==> flow/design.v <==
module div 
	#(
		parameter W=32,
					 CBIT=6		 
	 )
	(
		input wire clk, reset, str_trg,
		input wire [W-1:0] dvsr, dvnd,
		output reg ready, done_trg,
		output wire [W-1:0] quo,rmd
	);
	localparam [1:0]
		idle = 2'b00,
		op = 2'b01,
		last = 2'b10,
		done = 2'b11;
	reg [1:0] state_reg, state_next;
	reg [W-1:0] rh_reg, rh_next, rl_reg, rl_next, rh_tmp, d_reg, d_next;
	reg [CBIT-1:0] n_reg, n_next;
	reg q_bit, start;
	always @ (posedge clk, posedge reset)
		if (reset)
		begin
			state_reg<=idle;
			rh_reg<=0;
			rl_reg<=0;
			d_reg<=0;
			n_reg<=0;
		end
		else
		begin
			state_reg<=state_next;
			rh_reg<=rh_next;
			rl_reg<=rl_next;
			d_reg<=d_next;
			n_reg<=n_next;
		end
		always @*
		begin
			start = str_trg;
			state_next = state_reg;
			ready = 1'b0;
			done_trg = 1'b0;
			rh_next = rh_reg;
			rl_next = rl_reg;
			d_next = d_reg;
			n_next = n_reg;
			case (state_reg)
				idle:
				begin
					ready = 1'b1;
					if (start)
					begin
						rh_next = 0;
						rl_next = dvnd;   
						d_next = dvsr;    
						n_next = W+1;     
						state_next = op;
					end
				end
				op:
				begin
					rl_next  = {rl_reg[W-2:0], q_bit};
					rh_next = {rh_tmp[W-2:0], rl_reg[W-1]};
					n_next = n_reg-1;
					if (n_next==1)
						state_next = last;
				end
				last:  
				begin
					rl_next = {rl_reg[W-2:0], q_bit};
					rh_next = rh_tmp;
					state_next = done;
				end
				done:
				begin
					done_trg = 1'b1;
					state_next = idle;
				end
				default: state_next = idle;
			endcase
		end
		always @*
			if (rh_reg >= d_reg)
			begin
				rh_tmp = rh_reg - d_reg;
				q_bit=1'b1;
			end
			else
			begin
				rh_tmp = rh_reg;
				q_bit = 1'b0;
			end
		assign quo = rl_reg;
		assign rmd = rh_reg;
endmodule
module div_avalon
	#(
		parameter W     = 32,
				  CBIT  = 6		 
	 )
	(
		input wire clk, reset,
		input wire [2:0] div_address,
		input wire div_chipselect,
		input wire div_write,
		input wire [W-1:0] div_writedata,
		output wire [W-1:0] div_readdata,
		output wire div_irq,
		output wire div_rdy
	);
    localparam [2:0]
        SET_DIVIDEND  = 3'h0,
        SET_DIVISOR   = 3'h1,
        START         = 3'h2,
        GET_QUOTIENT  = 3'h3,
        GET_REMAINDER = 3'h4,
        GET_READY     = 3'h5,
        DONE_TRG      = 3'h6;
	wire div_start, div_ready, set_done_trg, clr_done_trg;
	reg [W-1:0] dvnd_reg, dvsr_reg;
	reg done_trg_reg;
	wire [W-1:0] quo, rmd;
	wire wr_en, wr_dvnd, wr_dvsr;
	div #(.W(32), .CBIT(6)) d1
		 ( .clk(clk), .reset(reset), .str_trg(div_start), .dvsr(dvsr_reg), .dvnd(dvnd_reg),   
		   .ready(div_ready), .done_trg(set_done_trg), .quo(quo), .rmd(rmd));         
	always @ (posedge clk, posedge reset)
	begin
		if (reset)
		begin
			dvnd_reg <= 0;
			dvsr_reg <= 0;
			done_trg_reg <= 0;
		end
		else
		begin
			if (wr_dvnd)
				dvnd_reg <= div_writedata;
			if (wr_dvsr)
				dvsr_reg <= div_writedata;
			if (set_done_trg)
				done_trg_reg <= 1'b1;
			else if (clr_done_trg)
				done_trg_reg <= 1'b0;
		end
	end
	assign wr_en = div_write & div_chipselect;
	assign wr_dvnd = (div_address == SET_DIVIDEND) & wr_en;
	assign wr_dvsr = (div_address == SET_DIVISOR) & wr_en;
	assign div_start = (div_address == START) & wr_en;
	assign clr_done_trg = (div_address == DONE_TRG) & wr_en;
	assign div_readdata = (div_address == GET_QUOTIENT) ? quo :
								 (div_address == GET_REMAINDER) ? rmd :
								 (div_address == GET_READY) ? {31'b0, div_ready} : {31'b0, done_trg_reg};
	assign div_rdy = div_ready;
	assign div_irq = done_trg_reg;
endmodule
; ---- Reports on div_avalon
; The steps from the RTL of div_avalon to its reports follow in flow order.
; Line numbers count from 1 in the design file above.
; Operators carry their Yosys type and port widths (W data, S select, Z words).
; A cell with n/a has no value.
[design]
top = div_avalon
clock_port = clk
lib = sky130hd
lib_corner = tt_025C_1v80

; ---- Word level
; Counts by Yosys on the flattened word-level netlist (proc, flatten, opt, wreduce; memories kept). Register bits leave out memories and registers merged into their read ports (data or address). Print and check cells are left out. Cells with the same type and inputs are merged into one.
[word_totals]
word_cells = 65
reg_bits = 169
out_inout_bits = 34
input_bits = 39
[classes]
cmp = 1
n_mux = 20
n_reduce_logical = 12
bitwise = 8
equal = 13
add_sub_neg = 2
[ops]
columns = cell, count
row1 = $mux W32, 7
row2 = $pmux W32 S3, 1
row3 = $pmux W32 S2, 1
row4 = $sub A32 B32 Y32, 1
row5 = $ge A32 B32 Y1, 1
row6 = $pmux W6 S2, 1
row7 = $eq A3 B3 Y1 const B, 3
row8 = $reduce_and A2 Y1, 4
row9 = $pmux W2 S4, 1
row10 = $eq A3 B2 Y1 const B, 2
row11 = $reduce_or A3 Y1, 2
row12 = $sub A6 B1 Y6 const B, 1
row13 = $eq A6 B1 Y1 const B, 1
row14 = $mux W6, 1
row15 = $and A1 B1 Y1, 5
row16 = $ne A2 B1 Y1 const B, 2
row17 = $eq A2 B2 Y1 const B, 2
row18 = $reduce_or A2 Y1, 2
row19 = $pmux W1 S2, 2
row20 = $mux W2, 2
row21 = $mux W1, 4
row22 = $not A1 Y1, 3
row23 = $eq A3 B1 Y1 const B, 1
row24 = $logic_not A3 Y1, 1
row25 = $reduce_and A3 Y1, 1
row26 = $eq A2 B1 Y1 const B, 1
row27 = $ne A2 B2 Y1 const B, 1
row28 = $logic_not A2 Y1, 1
row29 = $reduce_bool A2 Y1, 1

; ---- Longest topological paths
; Yosys ltp: most cells in a row. Word level: on the elaborated netlist, between registers, memories and ports. Mapped: between sequential cells and ports; inverters and the memories' decode and read muxes count.
[depth]
depth_word = 6
ABC_AREA = 0
ltp_mapped = 14
ltp_nobuf = 12

; ---- Netlist
; Source: synth_stat.txt of the flow (Yosys; design flattened, memories mapped). It holds for the ABC_AREA given above (unset counts as 0); a run with the other value may have another netlist.
; The area totals of this step are shown rounded.
[by_type]
columns = type, count, area_total_um2
row1 = sky130_fd_sc_hd__dfrtp_1, 170, 4254.08
row2 = sky130_fd_sc_hd__mux2_2, 99, 1.11E+03
row3 = sky130_fd_sc_hd__mux2i_1, 45, 450.432
row4 = sky130_fd_sc_hd__ha_1, 34, 425.408
row5 = sky130_fd_sc_hd__o21ai_0, 77, 385.37
row6 = sky130_fd_sc_hd__nand2_1, 82, 307.795
row7 = sky130_fd_sc_hd__a22o_1, 32, 280.269
row8 = sky130_fd_sc_hd__a21oi_1, 46, 230.221
row9 = sky130_fd_sc_hd__inv_1, 48, 180.173
row10 = sky130_fd_sc_hd__nor2_1, 39, 146.39
row11 = sky130_fd_sc_hd__a21o_1, 18, 135.13
row12 = sky130_fd_sc_hd__clkbuf_1, 35, 131.376
row13 = sky130_fd_sc_hd__xnor2_1, 15, 131.376
row14 = sky130_fd_sc_hd__a22oi_1, 16, 120.115
row15 = sky130_fd_sc_hd__xor2_1, 10, 87.584
row16 = sky130_fd_sc_hd__and3_1, 10, 62.56
row17 = sky130_fd_sc_hd__a221o_1, 6, 60.058
row18 = sky130_fd_sc_hd__o221ai_1, 6, 52.55
; Other cell types: 47; their cells: 121.
[synth_totals]
buf_cells = 49
area_um2 = 9500
seq_area_um2 = 4300
cells = 909
ffs = 171
; The figures by module come from a second, unflattened synthesis with its own total; it is not the netlist above.
[hier_totals]
hier_cells = 939
area_unflattened_um2 = 9500
; Each row is one instance without its submodules.
[by_module]
columns = module, mod_seq_area_um2, cells, mod_area_um2, instances
row1 = div, 2700, 748, 6600, 1
row2 = div_avalon, 1600, 191, 2900, 1

; ---- Timing after synthesis
; Path of least setup slack by OpenSTA after synthesis, without wires, with an ideal clock, recovery checks aside; 20% of the period is set as input and as output delay. Where synthesis merged equal registers, the netlist keeps one of their names.
[synth_timing]
kind = input port to flip-flop
from = in div_address[1]
to = reg d1.rh_reg[30]
clock_period_ns = 5.0
launch_ns = 1.000
input_delay_ns = 1.000
path_buffers = 2
required_ns = 4.872
setup_time_ns = 0.128
path_stages = 9
t_arrival_ns = 2.950
path_slack_ns = 1.923
delay_ns = 2.078
period_less_setup_slack_ns = 3.077
; "delay_ns" = arrival - input delay + setup time.
; "path_stages": output pins that drive a net of the path, with the launching flip-flop's if there is one; two outputs of one cell count as two.
; "period_less_setup_slack_ns" = period - worst setup slack (recovery checks aside). The figure is calculated, with input and output delays left at 20% of the set period.
; The rows between start and end are the longest chain of elaborated cells between them; the timing report does not say that the signal goes this way. Where chains are equally long, one stands for them.
; Each line given opens the expression or statement behind the cell; cells for indexed reads and writes are added by Yosys, which also makes memories of some case tables.
[synth_via]
path_cell_list = sky130_fd_sc_hd__clkbuf_1 -> sky130_fd_sc_hd__nand4b_1 -> sky130_fd_sc_hd__nand2b_1 -> sky130_fd_sc_hd__a21oi_1 -> sky130_fd_sc_hd__clkinv_1 -> sky130_fd_sc_hd__a21o_1 -> sky130_fd_sc_hd__buf_2 -> sky130_fd_sc_hd__a222oi_1 -> sky130_fd_sc_hd__nand2_1
elab_chain_cells = 4
cone_cells = 6
lines_between = 3
classes_between = eq/ne: 2; mux: 2; logic: 1; reduce/logical: 1
[synth_rtl]
columns = item, line
row1 = from (decl), 104  ; input wire [2:0] div_address,
row2 = $eq A3 B2 Y1, 151  ; assign div_start = (div_address == START) & wr_en;
row3 = $and A1 B1 Y1, 151
row4 = $mux W32, 52  ; if (start)
row5 = $pmux W32 S3, 48  ; case (state_reg)
row6 = to (assign), 25  ; rh_reg<=0;
row7 = to (assign), 33  ; rh_reg<=rh_next;
row8 = to (decl), 18  ; reg [W-1:0] rh_reg, rh_next, rl_reg, rl_next, rh_tmp, d_reg, d_next;

; ---- Path in the finished layout
; From the final timing report of record 1: the path of least setup slack in the routed layout; clock arrival at registers is part of the times.
[layout_timing]
kind = input port to output port
from = in div_address[2]
to = out div_readdata[20]
launch_ns = 1.00
t_arrival_ns = 3.13
output_delay_ns = 1.00
path_buffers = 3
path_slack_ns = 0.87
path_stages = 6
clock_period_ns = 5.0
required_ns = 4.00
input_delay_ns = 1.00
; The rows between start and end are the longest chain of elaborated cells between them; the timing report does not say that the signal goes this way. Where chains are equally long, one stands for them.
[layout_via]
path_cell_list = sky130_fd_sc_hd__clkdlybuf4s50_1 -> sky130_fd_sc_hd__inv_1 -> sky130_fd_sc_hd__nor3_2 -> sky130_fd_sc_hd__buf_4 -> sky130_fd_sc_hd__a22o_1 -> sky130_fd_sc_hd__clkdlybuf4s50_1
elab_chain_cells = 3
cone_cells = 4
lines_between = 2
classes_between = eq/ne: 2; mux: 2
[layout_rtl]
columns = item, line
row1 = from (decl), 104  ; input wire [2:0] div_address,
row2 = $eq A3 B3 Y1, 154  ; (div_address == GET_REMAINDER) ? rmd :
row3 = $mux W32, 154
row4 = $mux W32, 153  ; assign div_readdata = (div_address == GET_QUOTIENT) ? quo :
row5 = to (decl), 108  ; output wire [W-1:0] div_readdata,

; Measured results for div_avalon: 6 stored runs of the Yosys and OpenROAD flow on sky130hd. The settings differ; the order carries no meaning. The constraints put input and output delay at 20% of the set period each and load the outputs with 0.01 pF.
; "period_reached_ns" = clock period - worst setup slack. The figure is calculated, with input and output delays left at 20% of the set period.
; By "power_uw" is meant OpenSTA's value without simulated activity: inputs other than the clock are taken to toggle once in ten clock periods, and the tool carries that through the logic.
; The results are shown rounded.

[record 1: settings]
CAP_MARGIN = 35
CORE_ASPECT_RATIO = 0.68
CORE_MARGIN = 5
CORE_UTILIZATION = 40
CTS_CLUSTER_DIAMETER = 136
HOLD_SLACK_MARGIN = 0.19
period_ns = 5.0
SLEW_MARGIN = 20
[record 1: results]
layout_stdcell_area_um2 = 11000
post_synth_area_um2 = 9500
final_setup_ws_ns = 0.87
period_reached_ns = 4.132
hold_worst_slack_ns = 0.50
die_area_um2 = 27000
power_uw = 7000

[record 2: settings]
CTS_CLUSTER_DIAMETER = 364
CTS_CLUSTER_SIZE = 87
GPL_ROUTABILITY_DRIVEN = 0
GPL_TIMING_DRIVEN = 0
MAX_ROUTING_LAYER = met4
PLACE_DENSITY_LB_ADDON = 0.09
TNS_END_PERCENT = 55
period_ns = 7.31
CAP_MARGIN = 20
CORE_MARGIN = 2
CORE_UTILIZATION = 40
SLEW_MARGIN = 20
[record 2: results]
layout_stdcell_area_um2 = 11000
post_synth_area_um2 = 9500
final_setup_ws_ns = 1.6
period_reached_ns = 5.675
hold_worst_slack_ns = 0.38
die_area_um2 = 25000
power_uw = 4900

[record 3: settings]
CAP_MARGIN = 35
CELL_PAD_IN_SITES_DETAIL_PLACEMENT = 2
CORE_ASPECT_RATIO = 0.58
CORE_MARGIN = 6
CORE_UTILIZATION = 40
CTS_CLUSTER_DIAMETER = 136
HOLD_SLACK_MARGIN = 0.19
MIN_ROUTING_LAYER = met2
TNS_END_PERCENT = 70
period_ns = 3.72
SLEW_MARGIN = 20
[record 3: results]
layout_stdcell_area_um2 = 11000
post_synth_area_um2 = 9500
final_setup_ws_ns = 0.077
period_reached_ns = 3.643
hold_worst_slack_ns = 0.51
die_area_um2 = 28000
power_uw = 11000

[record 4: settings]
CAP_MARGIN = 25
CELL_PAD_IN_SITES_GLOBAL_PLACEMENT = 3
CTS_CLUSTER_DIAMETER = 364
CTS_CLUSTER_SIZE = 87
GPL_ROUTABILITY_DRIVEN = 0
GPL_TIMING_DRIVEN = 0
MAX_ROUTING_LAYER = met4
PLACE_DENSITY_LB_ADDON = 0.1
TNS_END_PERCENT = 55
period_ns = 7.31
CORE_MARGIN = 2
CORE_UTILIZATION = 40
SLEW_MARGIN = 20
[record 4: results]
layout_stdcell_area_um2 = 11000
post_synth_area_um2 = 9500
final_setup_ws_ns = 1.7
period_reached_ns = 5.586
hold_worst_slack_ns = 0.39
die_area_um2 = 25000
power_uw = 4900

[record 5: settings]
CAP_MARGIN = 30
CELL_PAD_IN_SITES_DETAIL_PLACEMENT = 1
CELL_PAD_IN_SITES_GLOBAL_PLACEMENT = 1
CORE_ASPECT_RATIO = 1.47
CORE_UTILIZATION = 70
CTS_CLUSTER_SIZE = 39
PLACE_DENSITY_LB_ADDON = 0.0
SETUP_SLACK_MARGIN = 0.73
SLEW_MARGIN = 40
period_ns = 3.54
CORE_MARGIN = 2
[record 5: results]
outcome = incomplete, placement halted on FLW-0024

[record 6: settings]
CAP_MARGIN = 40
CELL_PAD_IN_SITES_DETAIL_PLACEMENT = 2
CELL_PAD_IN_SITES_GLOBAL_PLACEMENT = 3
CTS_CLUSTER_DIAMETER = 259
CTS_CLUSTER_SIZE = 12
GPL_ROUTABILITY_DRIVEN = 0
GPL_TIMING_DRIVEN = 0
MAX_ROUTING_LAYER = met5
PLACE_DENSITY_LB_ADDON = 0.1
SLEW_MARGIN = 25
TNS_END_PERCENT = 55
period_ns = 5.5
CORE_MARGIN = 2
CORE_UTILIZATION = 40
[record 6: results]
layout_stdcell_area_um2 = 11000
post_synth_area_um2 = 9500
final_setup_ws_ns = 0.61
period_reached_ns = 4.895
hold_worst_slack_ns = 0.40
die_area_um2 = 25000
power_uw = 6700
